==> flow/design.v <==
module vga640x480(
    input wire i_clk,            
    input wire i_pix_stb,        
    input wire i_rst,            
    output wire o_hs,            
    output wire o_vs,            
    output wire o_blanking,      
    output wire o_active,        
    output wire o_screenend,     
    output wire o_animate,       
    output wire [9:0] o_x,       
    output wire [8:0] o_y        
    );
    localparam HS_STA = 16;               
    localparam HS_END = 16 + 96;          
    localparam HA_STA = 16 + 96 + 48;     
    localparam VS_STA = 480 + 10;         
    localparam VS_END = 480 + 10 + 2;     
    localparam VA_END = 480;              
    localparam LINE   = 800;              
    localparam SCREEN = 525;              
    reg [9:0] h_count;   
    reg [9:0] v_count;   
    assign o_hs = ~((h_count >= HS_STA) & (h_count < HS_END));
    assign o_vs = ~((v_count >= VS_STA) & (v_count < VS_END));
    assign o_x = (h_count < HA_STA) ? 0 : (h_count - HA_STA);
    assign o_y = (v_count >= VA_END) ? (VA_END - 1) : (v_count);
    assign o_blanking = ((h_count < HA_STA) | (v_count > VA_END - 1));
    assign o_active = ~((h_count < HA_STA) | (v_count > VA_END - 1)); 
    assign o_screenend = ((v_count == SCREEN - 1) & (h_count == LINE));
    assign o_animate = ((v_count == VA_END - 1) & (h_count == LINE));
    always @ (posedge i_clk)
    begin
        if (i_rst)   
        begin
            h_count <= 0;
            v_count <= 0;
        end
        if (i_pix_stb)   
        begin
            if (h_count == LINE)   
            begin
                h_count <= 0;
                v_count <= v_count + 1;
            end
            else 
                h_count <= h_count + 1;
            if (v_count == SCREEN)   
                v_count <= 0;
        end
    end
endmodule
module blockRunner(
    input wire CLK,              
    input wire RST_BTN,          
    output wire VGA_HS_O,        
    output wire VGA_VS_O,        
    output reg [3:0] VGA_R,      
    output reg [3:0] VGA_G,      
    output reg [3:0] VGA_B,      
    output wire a, ba, c, d, e, f, g,
    output wire a1, ba1, c1, d1, e1, f1, g1,
    output wire a2, ba2, c2, d2, e2, f2, g2,
    output wire a3, ba3, c3, d3, e3, f3, g3,
    input SW0,
    input KEY0,
    input KEY1,
    input KEY2,
    input KEY3
    );
    wire rst = ~RST_BTN;     
    reg [15:0] cnt;
    reg pix_stb;
    always @(posedge CLK)
        if (RST_BTN == 1'b0)
            {pix_stb, cnt} <= 17'd0;
        else
            {pix_stb, cnt} <= cnt + 16'h8000;   
    wire [9:0] x;   
    wire [8:0] y;   
    vga640x480 display (
        .i_clk(CLK),
        .i_pix_stb(pix_stb),
        .i_rst(rst),
        .o_hs(VGA_HS_O),
        .o_vs(VGA_VS_O),
        .o_x(x),
        .o_y(y)
    );
   	wire backDrop, sun, moon, cloud, cloud2, cloud3;
   	assign backDrop = ((x > 0) & (y > 300) & (x < 640) & (y < 477)) ? 1 : 0;
	assign sun = ((x > 475) & (y > 50) & (x < 550) & (y < 125)) ? 1 : 0;
	assign moon = ((x > 475) & (y > 50) & (x < 550) & (y < 125)) ? 1 : 0;
	assign cloud = ((x > cloud1X) & (x < cloud1Width + cloud1X) & (y > 75) & (y < 125)) ? 1 : 0;
	assign cloud2 = ((x > cloud2X) & (x < cloud2Width + cloud2X) & (y > 100) & (y < 150)) ? 1 : 0;
	assign cloud3 = ((x > cloud3X) & (x < cloud3Width + cloud3X) & (y > 85) & (y < 135)) ? 1 : 0;
	assign star = ((x > 20) & (x < 25) & (y > 50) & (y < 55)) ? 1 : 0;
	assign star1 = ((x > 70) & (x < 75) & (y > 125) & (y < 130)) ? 1 : 0;
	assign star2 = ((x > 100) & (x < 105) & (y > 30) & (y < 35)) ? 1 : 0;
	assign star3 = ((x > 150) & (x < 155) & (y > 65) & (y < 70)) ? 1 : 0;
	assign star4 = ((x > 200) & (x < 205) & (y > 20) & (y < 25)) ? 1 : 0;
	assign star5 = ((x > 240) & (x < 245) & (y > 80) & (y < 85)) ? 1 : 0;
	assign star6 = ((x > 300) & (x < 305) & (y > 90) & (y < 95)) ? 1 : 0;
	assign star7 = ((x > 340) & (x < 345) & (y > 40) & (y < 45)) ? 1 : 0;
	assign star8 = ((x > 410) & (x < 415) & (y > 75) & (y < 80)) ? 1 : 0;
	assign star9 = ((x > 450) & (x < 455) & (y > 90) & (y < 95)) ? 1 : 0;
	assign o1left = ((x > 90) & (y > 120) & (x < 120) & (y < 250)) ? 1 : 0;
	assign o1right = ((x > 190) & (y > 120) & (x < 220) & (y < 250)) ? 1 : 0;
	assign o1top = ((x > 90) & (y > 120) & (x < 220) & (y < 150)) ? 1 : 0;
	assign o1bottom = ((x > 90) & (y > 220) & (x < 220) & (y < 250)) ? 1 : 0;
	assign o2left = ((x > 285) & (y > 120) & (x < 315) & (y < 250)) ? 1 : 0;
	assign o2right = ((x > 385 ) & (y > 120) & (x < 415) & (y < 250 )) ? 1 : 0;
	assign o2top = ((x > 285) & (y > 120) & (x < 415) & (y < 150)) ? 1 : 0;
	assign o2bottom = ((x > 285) & (y > 220) & (x < 415) & (y < 250)) ? 1 : 0;
	assign fleft = ((x > 480) & (y > 120) & (x < 510) & (y <  250)) ? 1 : 0;
	assign ftop = ((x > 490) & (y > 120) & (x < 570) & (y < 150)) ? 1 : 0;
	assign fbottom = ((x > 490) & (y > 180) & (x < 550) & (y < 210)) ? 1 : 0;
	reg[9:0] cloud1X, cloud2X, cloud3X;
	reg[9:0] cloud1Width, cloud2Width, cloud3Width;
	reg nightToggle, dayToggle;
always@(posedge CLK)
	begin
		case(s)
			menu: begin
					cloud1X <= 10'd110;
					cloud2X <= 10'd300;
					cloud3X <= 10'd10;
					cloud1Width <= 10'd100;
					cloud2Width <= 10'd100;
					cloud3Width <= 10'd90;
					nightToggle <= 1'd0;
					dayToggle <= 1'd1;
					end
			playingDay: begin
						if(countTime >= 990)
							begin
								cloud1X <= cloud1X + 3'd2;
								cloud2X <= cloud2X + 1'd1;
								cloud3X <= cloud3X + 1'd1;
							end
						if(countDayNight >= 20)
							begin
								nightToggle <= !nightToggle;
								dayToggle <= !dayToggle;
							end
						end
			playingNight: begin
						if(countTime >= 990)
							begin
								cloud1X <= cloud1X + 3'd2;
								cloud2X <= cloud2X + 1'd1;
								cloud3X <= cloud3X + 1'd1;
							end
						if(countDayNight >= 20)
							begin
								nightToggle <= !nightToggle;
								dayToggle <= !dayToggle;
							end
						end		
		endcase
	end
	reg [1:0] s;
	reg [1:0] ns;
	parameter 
		menu = 2'd0,
		lose = 2'd1,
		playingDay = 2'd2,
		playingNight = 2'd3;
always@(posedge CLK or negedge RST_BTN)
begin
	if (RST_BTN == 1'b0)
		begin
			s <= menu;
		end
	else
		begin
			s <= ns;
		end
end
always@(*)
begin
	case(s)
		menu: 	begin
				if(KEY0 == 1'b0)
				begin
					ns = playingDay;
				end
				else
					ns = menu;
				end
		playingDay: begin
				if(hit == 1'b1)
					ns = lose;
				else if(nightToggle)
					ns = playingNight;
				else
					ns = playingDay;
				end
		playingNight: begin
				if(hit == 1'b1)
					ns = lose;
				else if(dayToggle)
					ns = playingDay;
				else
					ns = playingNight;
				end
		lose: begin
				if(KEY1 == 1'b0)
					ns = menu;
				else
					ns = lose;
				end
	endcase
end
sevenSeg ones(oneOut[3], oneOut[2], oneOut[1], oneOut[0], a, ba, c, d, e, f, g);
sevenSeg tens(tenOut[3], tenOut[2], tenOut[1], tenOut[0], a1, ba1, c1, d1, e1, f1, g1);
sevenSeg hunds(hunOut[3], hunOut[2], hunOut[1], hunOut[0], a2, ba2, c2, d2, e2, f2, g2);
sevenSeg thous(thoOut[3], thoOut[2], thoOut[1], thoOut[0], a3, ba3, c3, d3, e3, f3, g3);
reg[3:0] oneCount, oneHi, oneOut;
reg[3:0] tenCount, tenHi, tenOut;
reg[3:0] hunCount, hunHi, hunOut;
reg[3:0] thoCount, thoHi, thoOut;
always@(posedge CLK)
	begin
		if(RST_BTN == 1'b0)
			begin
				oneHi <= 4'd0;
				tenHi <= 4'd0;
				hunHi <= 4'd0;
				thoHi <= 4'd0;
			end
		if(SW0 == 1'b1)
			begin
				oneOut <= oneHi;
				tenOut <= tenHi;
				hunOut <= hunHi;
				thoOut <= thoHi;
			end
		else
			begin
				oneOut <= oneCount;
				tenOut <= tenCount;
				hunOut <= hunCount;
				thoOut <= thoCount;
			end
		case(s)
			menu: begin
					oneCount <= 4'd0;
					tenCount <= 4'd0;
					hunCount <= 4'd0;
					thoCount <= 4'd0;
					end
			playingDay: begin
						if(countTime >= 1_000)
							begin
								oneCount <= oneCount + 1'd1;
								if(oneCount >= 4'd9)
									begin
										tenCount <= tenCount + 1'd1;
										oneCount <= 1'd0;
									end
								if(tenCount > 4'd9)
									begin
										hunCount <= hunCount + 1'd1;
										tenCount <= 1'd0;
									end
								if(hunCount > 4'd9)
									begin
										thoCount <= thoCount + 1'd1;
										hunCount <= 1'd0;
									end
							end
						end
				playingNight: begin
						if(countTime >= 1_000)
							begin
								oneCount <= oneCount + 1'd1;
								if(oneCount >= 4'd9)
									begin
										tenCount <= tenCount + 1'd1;
										oneCount <= 1'd0;
									end
								if(tenCount >= 4'd9)
									begin
										hunCount <= hunCount + 1'd1;
										tenCount <= 1'd0;
									end
								if(hunCount >= 4'd9)
									begin
										thoCount <= thoCount + 1'd1;
										hunCount <= 1'd0;
									end
							end
						end
				lose: begin
						if(thoCount > thoHi)
							begin
								oneHi <= oneCount;
								tenHi <= tenCount;
								hunHi <= hunCount;
								thoHi <= thoCount;
							end
						else if(thoCount == thoHi)
							begin
								if(hunCount > hunHi)
									begin
										oneHi <= oneCount;
										tenHi <= tenCount;
										hunHi <= hunCount;
										thoHi <= thoCount;
									end
								else if(hunCount == hunHi)
									begin
										if(tenCount > tenHi)
											begin
												oneHi <= oneCount;
												tenHi <= tenCount;
												hunHi <= hunCount;
												thoHi <= thoCount;
											end
										else if(tenCount == tenHi)
											begin
												if(oneCount > oneHi)
													begin
														oneHi <= oneCount;
														tenHi <= tenCount;
														hunHi <= hunCount;
														thoHi <= thoCount;
													end
											end
									end
							end
						end				
			endcase
	end
wire bg = ~(backDrop || sun || blocks[0] || blocks[1] || blocks[2] || blocks[3] || dino || cloud || cloud2 || cloud3) && (x >= 1 && x <= 639 && y >= 1 && y <= 479);
always@(*)
	begin
		case(s)
			menu: begin
						VGA_R[3] = backDrop | sun;        
						VGA_G[3] = blocks[0] | blocks[1] | blocks[3] | blocks[2] | sun;  
						VGA_B[3] = dino | bg;         
						VGA_R[2] = backDrop | sun | cloud | cloud2 | cloud3 | bg;         
						VGA_G[2] = blocks[0] | blocks[1] | blocks[3] | blocks[2] | backDrop | sun | cloud | cloud2 | cloud3 | bg;  
						VGA_B[2] = cloud | cloud2 | cloud3 | dino;         
						VGA_R[1] = backDrop | sun | cloud | cloud2 | cloud3 | bg;         
						VGA_G[1] = backDrop | sun | cloud | cloud2 | cloud3 | bg;  
						VGA_B[1] = backDrop | cloud | cloud2 | cloud3 | dino;         
						VGA_R[0] = backDrop | cloud | cloud2 | cloud3;         
						VGA_G[0] = cloud | cloud2 | cloud3;  
						VGA_B[0] = cloud | cloud2 | cloud3 | dino | bg;         
					end
			playingDay: begin
						VGA_R[3] = backDrop | sun;         
						VGA_G[3] = blocks[0] | blocks[1] | blocks[3] | blocks[2] | sun;  
						VGA_B[3] = dino | bg;         
						VGA_R[2] = backDrop | sun | cloud | cloud2 | cloud3 | bg;         
						VGA_G[2] = backDrop | blocks[0] | blocks[1] | blocks[3] | blocks[2] | sun | cloud | cloud2 | cloud3 | bg;  
						VGA_B[2] = dino | cloud | cloud2 | cloud3;         
						VGA_R[1] = backDrop | sun | cloud | cloud2 | cloud3 | bg;         
						VGA_G[1] = backDrop | sun | cloud | cloud2 | cloud3 | bg; 
						VGA_B[1] = backDrop | dino | cloud | cloud2 | cloud3;         
						VGA_R[0] = backDrop | cloud | cloud2 | cloud3;         
						VGA_G[0] = cloud | cloud2 | cloud3;  
						VGA_B[0] = dino | cloud | cloud2 | cloud3 | bg;         
					end
			playingNight: begin
						VGA_R[3] = moon | star | star1 | star2 | star3 | star4 | star5 | star6 | star7 | star8 | star9;
						VGA_G[3] = moon | star | star1 | star2 | star3 | star4 | star5 | star6 | star7 | star8 | star9 | blocks[0] | blocks[1] | blocks[3] | blocks[2];  
						VGA_B[3] = dino | moon | star | star1 | star2 | star3 | star4 | star5 | star6 | star7 | star8 | star9;         
						VGA_R[2] = backDrop | moon | cloud | cloud2 | cloud3 |star | star1 | star2 | star3 | star4 | star5 | star6 | star7 | star8 | star9;         
						VGA_G[2] = backDrop | moon | cloud | cloud2 | cloud3 | star | star1 | star2 | star3 | star4 | star5 | star6 | star7 | star8 | star9 | blocks[0] | blocks[1] | blocks[3] | blocks[2];  
						VGA_B[2] = dino | cloud | cloud2 | cloud3 | moon | star | star1 | star2 | star3 | star4 | star5 | star6 | star7 | star8 | star9;         
						VGA_R[1] = backDrop | moon | cloud | cloud2 | cloud3 | star | star1 | star2 | star3 | star4 | star5 | star6 | star7 | star8 | star9;         
						VGA_G[1] = backDrop | moon | cloud | cloud2 | cloud3 | star | star1 | star2 | star3 | star4 | star5 | star6 | star7 | star8 | star9; 
						VGA_B[1] = backDrop | dino | cloud | cloud2 | cloud3 | moon | star | star1 | star2 | star3 | star4 | star5 | star6 | star7 | star8 | star9;         
						VGA_R[0] = backDrop | cloud | cloud2 | cloud3 | moon | star | star1 | star2 | star3 | star4 | star5 | star6 | star7 | star8 | star9;         
						VGA_G[0] = cloud | cloud2 | cloud3 | moon | star | star1 | star2 | star3 | star4 | star5 | star6 | star7 | star8 | star9;  
						VGA_B[0] = dino | cloud | cloud2 | cloud3 | moon | star | star1 | star2 | star3 | star4 | star5 | star6 | star7 | star8 | star9;         
						end
			lose: begin
						VGA_R[0] = backDrop;         
						VGA_G[0] = blocks[0] | blocks[1] | blocks[3] | blocks[2];  
						VGA_B[0] = 0;         
						VGA_R[1] = backDrop | o1left | o1right | o1bottom | o1top | o2left | o2right | o2top | o2bottom | fleft | ftop | fbottom;         
						VGA_G[1] = 0;  
						VGA_B[1] = 0;        
						VGA_R[2] = backDrop;         
						VGA_G[2] = 0; 
						VGA_B[2] = 0;         
						VGA_R[3] = backDrop | o1left | o1right | o1bottom | o1top | o2left | o2right | o2top | o2bottom | fleft | ftop | fbottom;         
						VGA_G[3] = 0;  
						VGA_B[3] = 0;         
					end
		endcase
end
wire dino;
reg[9:0] dinoX;
reg[8:0] dinoY;
reg[9:0] dinoWidth;
reg[8:0] dinoHeight;
reg[1:0] direction;
reg[7:0] speedD;
reg[19:0] count;
reg[7:0] count2;
reg st_count2;
always@(posedge CLK)
	begin
		case(s)
		menu: 		begin
					dinoX <= 75;
					dinoWidth <= 15;
					dinoHeight <= 40;			
				end
		playingDay: begin
			if(KEY2 == 1'b0)  
				begin
					dinoX <= 75;
					dinoWidth <= 15;
					dinoHeight <= 20;
					speedD <= 2;
				end
			else 
				begin
					dinoX <= 75;
					dinoWidth <= 15;
					dinoHeight <= 40;
					speedD <= 2;
				end
			end
		playingNight: begin
			if(KEY2 == 1'b0)  
				begin
					dinoX <= 75;
					dinoWidth <= 15;
					dinoHeight <= 20;
					speedD <= 2;
				end
			else 
				begin
					dinoX <= 75;
					dinoWidth <= 15;
					dinoHeight <= 40;
					speedD <= 2;
				end
			end
		endcase
	end
always@(posedge CLK)
	begin
		if(RST_BTN == 1'b0)
			begin
				count <= 20'd0;
				count2 <= 8'd0;
				st_count2 <= 1'b0;
			end
		else
		begin
		if(count == 20'd5000)
			begin
				count <= 20'd0;
			end
		else
			begin
				count <= count + 20'd1;
			end
		if (st_count2 == 1'b1)
			begin
				if (count2 <= 8'd90)
					begin
						if (count == 20'd5000)
							begin
								count2 <= count2 + 1'b1;
							end
					end
				else
					begin
						st_count2 <= 1'b0;
						count2 <= 8'd0;
					end
			end
		case(s)
			playingDay: begin
						if(KEY3 == 1'b0)
							begin
								st_count2 <= 1'b1;
							end
						else if(KEY2 == 1'b0 && st_count2 == 1'b1)
							begin
								count2 <= 8'd90;
							end
						end
			playingNight: begin
						if(KEY3 == 1'b0)
							begin
								st_count2 <= 1'b1;
							end
						else if(KEY2 == 1'b0 && st_count2 == 1'b1)
							begin
								count2 <= 8'd90;
							end
						end
		endcase
		end
end
assign dino = ((x > dinoX) & (x < dinoWidth + dinoX) & (y > dinoY) & (y < dinoHeight + dinoY)) ? 1 : 0;
always@(posedge CLK)
	begin
		case(s)
			menu: begin
					dinoY <= 260;
					direction <= 2'd3;
					end
			playingDay: begin
					if(count == 20'd5000)  
						begin
							if(direction == 2'b1)
								begin
									dinoY <= dinoY - speedD;
								end
							else if(direction == 2'd2)
								begin
									dinoY <= dinoY + speedD;
								end
							else if (direction == 2'd3)
								begin
									dinoY <= dinoY;
								end
							if(count2 > 8'd0 && count2 <= 8'd45)
								begin
									direction <= 2'b1;
								end
							else if(count2 >= 8'd45 && count2 <= 8'd90)
								begin
									direction <= 2'd2;
								end
							else if(count2 == 8'd0)
								begin
									direction <= 2'd3;
								end
							end
							else if(KEY2 == 1'b0  && (count2 >= 90 || count2 == 0))  
								begin
									dinoY <= 280;
								end
							else if(count2 >= 90 || count2 == 0)
								begin
									dinoY <= 260;
								end
						end
			playingNight: begin
					if(count == 20'd5000)  
						begin
							if(direction == 2'b1)
								begin
									dinoY <= dinoY - speedD;
								end
							else if(direction == 2'd2)
								begin
									dinoY <= dinoY + speedD;
								end
							else if (direction == 2'd3)
								begin
									dinoY <= dinoY;
								end
							if(count2 > 8'd0 && count2 <= 8'd45)
								begin
									direction <= 2'b1;
								end
							else if(count2 >= 8'd45 && count2 <= 8'd90)
								begin
									direction <= 2'd2;
								end
							else if(count2 == 8'd0)
								begin
									direction <= 2'd3;
								end
							end
							else if(KEY2 == 1'b0  && (count2 >= 90 || count2 == 0))
								begin
									dinoY <= 280;
								end
							else if(count2 >= 90 || count2 == 0)
								begin
									dinoY <= 260;
								end
					end
		endcase
end
	randomBlock randGen(CLK, rstRand, rstSeed, seed, ranHeight, ranWidth, ranY);
	reg rstRand;
	wire[3:0] blocks;
	reg[9:0] b1X, b2X, b3X, b4X;
	reg[8:0] b1Y, b2Y, b3Y, b4Y;
	wire[8:0] ranY;
	reg[9:0] b1Width, b2Width, b3Width, b4Width;
	wire[8:0] ranWidth;
	reg[8:0] b1Height, b2Height, b3Height, b4Height;
	wire[8:0] ranHeight;
	reg[7:0] speedB;
	reg[19:0] countB1, countB2;
	reg[25:0] countTime;
	reg[5:0] countTime2, countDayNight;
	assign blocks[0] = ((x > b1X) & (x < b1Width + b1X) & (y > b1Y) & (y < b1Height + b1Y)) ? 1 : 0;
	assign blocks[1] = ((x > b2X) & (x < b2Width + b2X) & (y > b2Y) & (y < b2Height + b2Y)) ? 1 : 0;
	assign blocks[2] = ((x > b3X) & (x < b3Width + b3X) & (y > b3Y) & (y < b3Height + b3Y)) ? 1 : 0;
	assign blocks[3] = ((x > b4X) & (x < b4Width + b4X) & (y > b4Y) & (y < b4Height + b4Y)) ? 1 : 0;
always@(posedge CLK) 
	begin
		if(RST_BTN == 1'b0)
			begin
				countTime <= 26'd0;
				countB1 <= 20'd0;
			end
		case(s)
			menu: begin
				b1Width <= 20;
				b2Width <= 20;
				b3Width <= 20;
				b4Width <= 25;
				b1Height <= 20;
				b2Height <= 40;
				b3Height <= 30;
				b4Height <= 10;
				b1Y <= 280;
				b2Y <= 260;
				b3Y <= 270;
				b4Y <= 260;
				b1X <= 10;
				b2X <= 690;
				b3X <= 460;
				b4X <= 230;
				speedB <= 1;
				countTime2 <= 1'd0;
				countDayNight <= 1'd0;
				rstRand <= 1'b0;
				end
			playingDay:	begin
					rstRand <= 1'b1;				
					if(blocks[0] == 1'b1 && (b1X < 1 || b1X > 679))
						begin
							b2Width <= ranWidth;
							b2Height <= ranHeight;
							b2Y <= ranY;
						end
					if(blocks[1] == 1'b1 && (b2X < 1 || b2X > 679))
						begin
							b3Width <= ranWidth;
							b3Height <= ranHeight;
							b3Y <= ranY;
						end
					if(blocks[2] == 1'b1 && (b3X < 1 || b3X > 679))
						begin
							b4Width <= ranWidth;
							b4Height <= ranHeight;
							b4Y <= ranY;
						end
					if(blocks[3] == 1'b1 && (b4X < 1 || b4X > 679))
						begin
							b1Width <= ranWidth;
							b1Height <= ranHeight;
							b1Y <= ranY;
						end
					countTime <= countTime + 1'd1;
					countB1 <= countB1 + 1'd1;
					if(countB1 == 20'd5000)
						begin
							b1X <= b1X - speedB;
							b2X <= b2X - speedB;
							b3X <= b3X - speedB;
							b4X <= b4X - speedB;
							countB1 <= 20'd0;
						end
					if(countTime >= 1_000)
						begin
							countTime <= 0;
							countTime2 <= countTime2 + 1'd1;
							countDayNight <= countDayNight + 1'd1;
						end
					if(countTime2 >= 5'd30 && speedB <= 5'd3)
						begin
							speedB <= speedB + 1'd1;
							countTime2 <= 1'd0;
						end
					if(countDayNight >= 5'd20)
						begin
							countDayNight <= 5'd0;
						end
				end
			playingNight:	begin
					rstRand <= 1'b1;
					if(blocks[0] == 1'b1 && (b1X < 1 || b1X > 679))
						begin
							b1Width <= ranWidth;
							b1Height <= ranHeight;
							b1Y <= ranY;
						end
					if(blocks[1] == 1'b1 && (b2X < 1 || b2X > 679))
						begin
							b2Width <= ranWidth;
							b2Height <= ranHeight;
							b2Y <= ranY;
						end
					if(blocks[2] == 1'b1 && (b3X < 1 || b3X > 679))
						begin
							b3Width <= ranWidth;
							b3Height <= ranHeight;
							b3Y <= ranY;
						end
					if(blocks[3] == 1'b1 && (b4X < 1 || b4X > 679))
						begin
							b4Width <= ranWidth;
							b4Height <= ranHeight;
							b4Y <= ranY;
						end
					countTime <= countTime + 1'd1;
					countB1 <= countB1 + 1'd1;
					if(countB1 == 20'd5000)
						begin
							b1X <= b1X - speedB;
							b2X <= b2X - speedB;
							b3X <= b3X - speedB;
							b4X <= b4X - speedB;
							countB1 <= 20'd0;
						end
					if(countTime >= 1_000)
						begin
							countTime <= 0;
							countTime2 <= countTime2 + 1'd1;
							countDayNight <= countDayNight + 1'd1;
						end
					if(countTime2 >= 5'd30 && speedB <= 5'd3)
						begin
							speedB <= speedB + 1'd1;
							countTime2 <= 1'd0;
						end
					if(countDayNight >= 5'd20)
						begin
							countDayNight <= 5'd0;
						end
				end
		endcase
	end
reg[2:0] seedCount, seed;
reg rstSeed;
always@(posedge CLK)
	begin
		case(s)
			menu: begin
					rstSeed <= 1'b1;
					seedCount <= 1'b0;
					end
			playingDay: begin
							rstSeed <= 1'b1;
							seedCount <= seedCount + 1'd1;
							if(seedCount >= 3'd8)
								begin
									seedCount <= 3'd0;
								end
							if(KEY3 == 1'b0 || KEY2 == 1'b0)
								begin
									rstSeed <= 1'b0;
									seed <= seedCount;
								end
							end
			playingNight: begin
							rstSeed <= 1'b1;
							seedCount <= seedCount + 1'd1;
							if(seedCount >= 3'd8)
								begin
									seedCount <= 3'd0;
								end
							if(KEY3 == 1'b0 || KEY2 == 1'b0)
								begin
									rstSeed <= 1'b0;
									seed <= seedCount;
								end
							end
		endcase
	end
wire hit;
assign hit = ((dino && blocks[0]) || (dino && blocks[1]) || (dino && blocks[3]) || (dino && blocks[2]));
endmodule
module sevenSeg(a, b, c, d, o1, o2, o3, o4, o5, o6, o7);
	input a, b, c, d; 
	output o1, o2, o3, o4, o5, o6, o7;
	assign o1 =~((~b&~d) | (~a&c) | (b&c) | (a&~d) | (~a&b&d) | (a&~b&~c));
	assign o2 =~((~a&~b) | (~b&~d) | (~a&~c&~d) | (~a&c&d) | (a&~c&d));
	assign o3 =~((~a&~c) | (~a&d) | (~c&d) | (~a&b) | (a&~b));
	assign o4 =~((~a&~b&~d) | (~b&c&d) | (b&~c&d) | (b&c&~d) | (a&~c&~d));
	assign o5 =~((~b&~d) | (c&~d) | (a&c) | (a&b));
	assign o6 =~((~c&~d) | (b&~d) | (a&~b) | (a&c) | (~a&b&~c));
	assign o7 =~((~b&c) | (c&~d) | (a&~b) | (a&d) | (~a&b&~c));
endmodule 
module linearFeedShiftReg(
input clk, rst, rstSeed,
input[2:0] seed,
output reg[2:0] out
);
always@(posedge clk)
	begin
		if(rst == 1'b0)
			out <= seed;
		else
			out <= {out[1]^out[2], out[2:0]};
	end
endmodule
module randomBlock(
input clk, rst, rstSeed,
input[2:0] seed,
output reg[5:0] height, width,
output reg[8:0] yVal
);
reg[2:0] S, NS;
wire[2:0] out;
linearFeedShiftReg regboi(clk, rstSeed, seed, out);
parameter
	blockT1 = 3'b000,
	blockT2 = 3'b001,
	blockT3 = 3'b010,
	blockT4 = 3'b011,
	blockT5 = 3'b100,
	blockT6 = 3'b101,
	blockT7 = 3'b110,
	blockT8 = 3'b111;
always@(posedge clk or negedge rst)
	begin
		if(rst == 1'b0)
			S <= blockT1;
		else
			S <= NS;
	end
always@(posedge clk)
	begin
		case(S)
			blockT1: begin
						height <= 6'd20;
						width <= 6'd20;
						yVal <= 9'd280;
						NS <= blockT2;
						end
			blockT2: begin
						height <= 6'd40;
						width <= 6'd15;
						yVal <= 9'd260;
						NS <= blockT3;
						end
			blockT3: begin
						height <= 6'd30;
						width <= 6'd10;
						yVal <= 9'd270;
						NS <= blockT4;
						end
			blockT4: begin
						height <= 6'd40;
						width <= 6'd20;
						yVal <= 9'd260;
						NS <= blockT5;
						end
			blockT5: begin
						height <= 6'd35;
						width <= 6'd20;
						yVal <= 9'd265;
						NS <= blockT6;
						end
			blockT6: begin
						height <= 6'd10;
						width <= 6'd25;
						yVal <= 9'd270;
						NS <= blockT7;
						end
			blockT7: begin
						height <= 6'd10;
						width <= 6'd25;
						yVal <= 9'd280;
						NS <= blockT8;
						end
			blockT8: begin
						height <= 6'd10;
						width <= 6'd25;
						yVal <= 9'd260;
						NS <= blockT1;
						end
			default: NS <= out;
		endcase
	end
endmodule
Tool chain data of blockRunner:

What the tools print for blockRunner, step after step.
Line numbers count from 1 in the design file above.
A cell with n/a has no value.

* top module: blockRunner
* clock input: CLK
* library: sky130hd
* library corner: tt_025C_1v80

After elaboration:

Counts by Yosys on the flattened word-level netlist (proc, flatten, opt, wreduce; memories kept). Register bits leave out memories and registers merged into their read ports (data or address). Print and check cells are left out.
Memory sizes are those after Yosys's memory passes, which may raise the word count (mostly to a power of two), join words into wider ones and drop unused or constant bits.

* bits in registers: 405
* ROM bits: 152
* word width x clocked read ports: 19
* memories kept: 1
* input bits: 7
* output and inout port bits: 42
* elaborated cells: 1026

* $add $sub $neg: 36
* $lt $le $gt $ge: 129
* equal/unequal tests: 39
* muxes and demuxes: 200
* bitwise operators: 509
* reduce/logical cells: 59

Memory list
* (no name shown): words 8, width 19, rd ports 1, wr ports 0, RTL line 836 `case(S)`

Operators with widths (count)
* 1-bit bitwise OR: 247
* 4-bit 2-to-1 mux: 57
* 9-bit case mux with 3-bit select: 8
* 1-bit AND: 213
* 10-bit 2-to-1 mux: 19
* 10-bit case mux with 2-bit select: 7
* 9-bit 2-to-1 mux: 14
* 10-bit case mux with 3-bit select: 4
* 10-bit by 9-bit > comparator with 1-bit output with constant B: 9
* 26-bit 2-to-1 mux: 3
* 9-bit by 7-bit > comparator with 1-bit output with constant B: 8
* 10-bit > comparator: 7
* 10-bit less-than comparator: 7
* 10-bit by 9-bit less-than comparator with 1-bit output with constant B: 7
* 20-bit 2-to-1 mux: 3
* 8-bit 2-to-1 mux: 7
* 26-bit by 10-bit >= comparator with 1-bit output with constant B: 2
* 10-bit by 7-bit less-than comparator with 1-bit output with constant B: 5
* 10-bit by 8-bit less-than comparator with 1-bit output with constant B: 5
* 1-bit inverter: 49
* 9-bit by 7-bit less-than comparator with 1-bit output with constant B: 5
* 9-bit by 8-bit less-than comparator with 1-bit output with constant B: 5
* 9-bit adder: 5
* 9-bit > comparator: 5
* 9-bit less-than comparator: 5
* 10-bit by 1-bit adder with 10-bit output with constant B: 4
* 10-bit by 1-bit less-than comparator with 1-bit output with constant B: 4
* 10-bit adder: 4

Not listed: further kinds 77, cells in them 254.

Longest topological paths:

Depth = most cells in a row (Yosys ltp): at word level without a register or memory, in the mapped netlist without a sequential cell, where the memories' decode and read muxes count.

* word-level depth: 26
* ABC_AREA: 0
* mapped depth: 20
* gate-level depth less buffers: 18

Mapped cells and area:

Yosys stat after the flow's synthesis: flattened, memories mapped to cells. It holds for the ABC_AREA given above (unset counts as 0); a run with the other value may have another netlist.

Cell types (count)
* sky130_fd_sc_hd__edfxtp_1: 233
* sky130_fd_sc_hd__ha_1: 305
* sky130_fd_sc_hd__dfxtp_1: 92
* sky130_fd_sc_hd__xnor2_1: 139
* sky130_fd_sc_hd__nor2_1: 277
* sky130_fd_sc_hd__inv_1: 256
* sky130_fd_sc_hd__a21oi_1: 165
* sky130_fd_sc_hd__o21ai_0: 160
* sky130_fd_sc_hd__nand2_1: 200
* sky130_fd_sc_hd__xor2_1: 53
* sky130_fd_sc_hd__nand3_1: 90
* sky130_fd_sc_hd__nor3_1: 67
* sky130_fd_sc_hd__a21o_1: 41
* sky130_fd_sc_hd__nand4_1: 48
* sky130_fd_sc_hd__clkbuf_1: 79
* sky130_fd_sc_hd__nor2b_1: 46
* sky130_fd_sc_hd__fa_1: 14
* sky130_fd_sc_hd__nand2b_1: 40

Not listed: further types 74, cells in them 519.

* cell count: 2824
* cell area after synthesis: 0.0253568 mm^2
* flip-flop cells: 332

The figures by module come from a second, unflattened synthesis with its own total; it is not the netlist above.

* cells (unflattened synthesis): 2887
* area (unflattened synthesis): 0.0270184 mm^2

Rows give one instance, submodules left out.

Modules
* blockRunner: times used 1, cells 2527, area 0.0239054 mm^2, sequential area 0.0089098 mm^2
* vga640x480: times used 1, cells 177, area 0.0014989 mm^2, sequential area 0.0005005 mm^2
* sevenSeg: times used 4, cells 32, area 0.0002302 mm^2, sequential area 0 mm^2
* randomBlock: times used 1, cells 55, area 0.0006932 mm^2, sequential area 0.0004154 mm^2

Timing after synthesis:

Path of least setup slack by OpenSTA after synthesis, without wires, with an ideal clock, recovery checks aside; 20% of the period is set as input and as output delay. Where synthesis merged equal registers, the netlist keeps one of their names.

* path type: register to output
* start: register display.h_count[5]
* end: output port VGA_R[2]
* clock period: 10000 ps
* external output delay: 2000 ps
* arrival: 4664 ps
* path slack: 3336 ps
* path delay: 4664 ps
* stages: 19
* buffers on the path: 5
* period reached after synthesis: 6664 ps

"path delay" = arrival - input delay + setup time.
At an output port there is no setup time.
"stages" counts driving pins, that of a launching flip-flop among them; a cell with two outputs on the path counts twice.
"period reached after synthesis" = period - worst setup slack (recovery checks aside). The figure is calculated, with input and output delays left at 20% of the set period.
Between the ends stands the longest chain of elaborated cells between them, by number of cells; it is not shown to be the way that was timed. Of several equally long chains one is given.
Each line given opens the expression or statement behind the cell; cells for indexed reads and writes are added by Yosys, which also makes memories of some case tables.
At most two assigning lines are given for a register; there are more.

* cell sequence: sky130_fd_sc_hd__edfxtp_1 > sky130_fd_sc_hd__buf_2 > sky130_fd_sc_hd__clkbuf_1 > sky130_fd_sc_hd__buf_1 > sky130_fd_sc_hd__inv_1 > sky130_fd_sc_hd__ha_1 > sky130_fd_sc_hd__clkbuf_1 > sky130_fd_sc_hd__buf_2 > sky130_fd_sc_hd__nand2_1 > sky130_fd_sc_hd__o2bb2ai_1 > sky130_fd_sc_hd__ha_1 > sky130_fd_sc_hd__nand4_1 > sky130_fd_sc_hd__nor2_1 > sky130_fd_sc_hd__a2111o_1 > sky130_fd_sc_hd__a2111oi_0 > sky130_fd_sc_hd__a311oi_4 > sky130_fd_sc_hd__nor3b_2 > sky130_fd_sc_hd__o21a_1 > sky130_fd_sc_hd__o21ai_0
* length of the longest elaborated chain: 22
* elaborated cells on any way between the ends: 155
* classes of those cells: 1 x add/sub; 43 x compare; 22 x mux; 76 x logic; 13 x reduce/logical

Ends and longest elaborated chain, after synthesis
* start: declaration: RTL line 22 `reg [9:0] h_count;`
* start: assignment: RTL line 36 `h_count <= 0;`
* start: assignment: RTL line 47 `h_count <= h_count + 1;`
* 10-bit by 8-bit less-than comparator with 1-bit output: RTL line 26 `assign o_x = (h_count < HA_STA) ? 0 : (h_count - HA_STA);`
* 10-bit 2-to-1 mux: RTL line 26
* 10-bit by 1-bit > comparator with 1-bit output: RTL line 91 `assign backDrop = ((x > 0) & (y > 300) & (x < 640) & (y < 477)) ? 1 : 0;`
* 1-bit AND x3: RTL line 91
* 1-bit 2-to-1 mux: RTL line 91
* 1-bit bitwise OR x14: RTL line 372 `VGA_R[2] = backDrop | moon | cloud | cloud2 | cloud3 |star | star1 | star2 | star3 | star4 | star5 | star6 | s ...`
* 1-bit case mux with 3-bit select: RTL line 339 `case(s)`
* end: declaration: RTL line 58 `output reg [3:0] VGA_R,`

Timing after layout:

From the final timing report of job 2: the path of least setup slack in the routed layout; clock arrival at registers is part of the times.
The path's times are printed in steps of 10 ps; the period is the one set.

* path type: register to output
* start: register display.h_count[7]
* end: output port VGA_B[0]
* clock period: 8310 ps
* external output delay: 1660 ps
* arrival: 6120 ps
* path slack: 530 ps
* stages: 15
* buffers on the path: 1

Between the ends stands the longest chain of elaborated cells between them, by number of cells; it is not shown to be the way that was timed. Of several equally long chains one is given.
At most two assigning lines are given for a register; there are more.

* cell sequence: sky130_fd_sc_hd__edfxtp_1 > sky130_fd_sc_hd__o21a_1 > sky130_fd_sc_hd__nor2_1 > sky130_fd_sc_hd__a21oi_1 > sky130_fd_sc_hd__inv_1 > sky130_fd_sc_hd__ha_1 > sky130_fd_sc_hd__nand4_1 > sky130_fd_sc_hd__or3_1 > sky130_fd_sc_hd__a211oi_1 > sky130_fd_sc_hd__nor4b_1 > sky130_fd_sc_hd__o311ai_0 > sky130_fd_sc_hd__nand4_1 > sky130_fd_sc_hd__nand4bb_1 > sky130_fd_sc_hd__a41oi_1 > sky130_fd_sc_hd__clkdlybuf4s50_1
* length of the longest elaborated chain: 22
* elaborated cells on any way between the ends: 159
* classes of those cells: 1 x add/sub; 43 x compare; 22 x mux; 80 x logic; 13 x reduce/logical

Ends and longest elaborated chain, after layout
* start: declaration: RTL line 22 `reg [9:0] h_count;`
* start: assignment: RTL line 36 `h_count <= 0;`
* start: assignment: RTL line 47 `h_count <= h_count + 1;`
* 10-bit by 8-bit less-than comparator with 1-bit output: RTL line 26 `assign o_x = (h_count < HA_STA) ? 0 : (h_count - HA_STA);`
* 10-bit 2-to-1 mux: RTL line 26
* 10-bit by 7-bit > comparator with 1-bit output: RTL line 507 `assign dino = ((x > dinoX) & (x < dinoWidth + dinoX) & (y > dinoY) & (y < dinoHeight + dinoY)) ? 1 : 0;`
* 1-bit AND x3: RTL line 507
* 1-bit 2-to-1 mux: RTL line 507
* 1-bit bitwise OR x14: RTL line 380 `VGA_B[0] = dino | cloud | cloud2 | cloud3 | moon | star | star1 | star2 | star3 | star4 | star5 | star6 | star ...`
* 1-bit case mux with 4-bit select: RTL line 339 `case(s)`
* end: declaration: RTL line 60 `output reg [3:0] VGA_B,`

--- measured runs ---
Settings and measured results of 2 stored flow runs for module blockRunner (sky130hd), not sorted in any way. The constraints put input and output delay at 20% of the set period each and load the outputs with 0.01 pF.
"achieved period": clock period set for the run, less the worst setup slack. It is reckoned from that one timing run; input and output delays stay at 20% of the period that was set.
"time used up by the worst setup path": the worst setup path's part of the clock period (all of it between registers, 20% less for each end at a port) less its slack. A launch clock that arrives late makes it longer, a capture clock that arrives late makes it shorter.
"total power after layout" is the tool's figure for a default switching activity; nothing was simulated.
"time used up by the worst setup path" is known to 10 ps.

### Job 1

==> flow/run.sh <==
#!/bin/bash
# the make line also repeats the synthesis and layout settings of config.mk as NAME=value (left out here)
make -C /OpenROAD-flow-scripts/flow DESIGN_CONFIG=/design/flow/config.mk WORK_HOME=/design/flow/orfs CLKGATE_MAP_FILE= finish
==> flow/config.mk <==
export PLATFORM = sky130hd
export DESIGN_NAME = blockRunner
export DESIGN_NICKNAME = blockRunner
export VERILOG_FILES = /design/flow/design.v
export SDC_FILE = /design/flow/constraint.sdc
export NUM_CORES = 4
export LEC_CHECK = 0
export CAP_MARGIN = 20
export CELL_PAD_IN_SITES_DETAIL_PLACEMENT = 2
export CORE_MARGIN = 2
export CORE_UTILIZATION = 66
export GPL_ROUTABILITY_DRIVEN = 0
export GPL_TIMING_DRIVEN = 1
export PLACE_DENSITY_LB_ADDON = 0.1
export SETUP_SLACK_MARGIN = 1.03
export SLEW_MARGIN = 10
==> flow/constraint.sdc <==
create_clock -name core_clock -period 5.37 [get_ports {CLK}]
set_input_delay 1.0740 -clock core_clock [delete_from_list [all_inputs] [get_ports {CLK}]]
set_output_delay 1.0740 -clock core_clock [all_outputs]
set_load 0.01 [all_outputs]

Outcome of job 1: incomplete, placement halted on DPL-0033

### Job 2

==> flow/run.sh <==
#!/bin/bash
# the make line also repeats the synthesis and layout settings of config.mk as NAME=value (left out here)
make -C /OpenROAD-flow-scripts/flow DESIGN_CONFIG=/design/flow/config.mk WORK_HOME=/design/flow/orfs CLKGATE_MAP_FILE= finish
==> flow/config.mk <==
export PLATFORM = sky130hd
export DESIGN_NAME = blockRunner
export DESIGN_NICKNAME = blockRunner
export VERILOG_FILES = /design/flow/design.v
export SDC_FILE = /design/flow/constraint.sdc
export NUM_CORES = 4
export LEC_CHECK = 0
export CAP_MARGIN = 20
export CORE_MARGIN = 2
export CORE_UTILIZATION = 40
export SLEW_MARGIN = 20
==> flow/constraint.sdc <==
create_clock -name core_clock -period 8.31 [get_ports {CLK}]
set_input_delay 1.6620 -clock core_clock [delete_from_list [all_inputs] [get_ports {CLK}]]
set_output_delay 1.6620 -clock core_clock [all_outputs]
set_load 0.01 [all_outputs]

Results of job 2:
- Synthesis area: 0.0253568 mm^2
- Time used up by the worst setup path: 6120 ps
- Critical path kind: register to output
- Lowest setup slack: 530 ps
- Standard-cell area after layout: 0.0282483 mm^2
- Total power after layout: 9.521 mW
- Area inside the die boundary: 0.0654209 mm^2
- Setup TNS: 0 ps
- Final utilization: 44.9 %
- Achieved period: 7780 ps
--- end ---
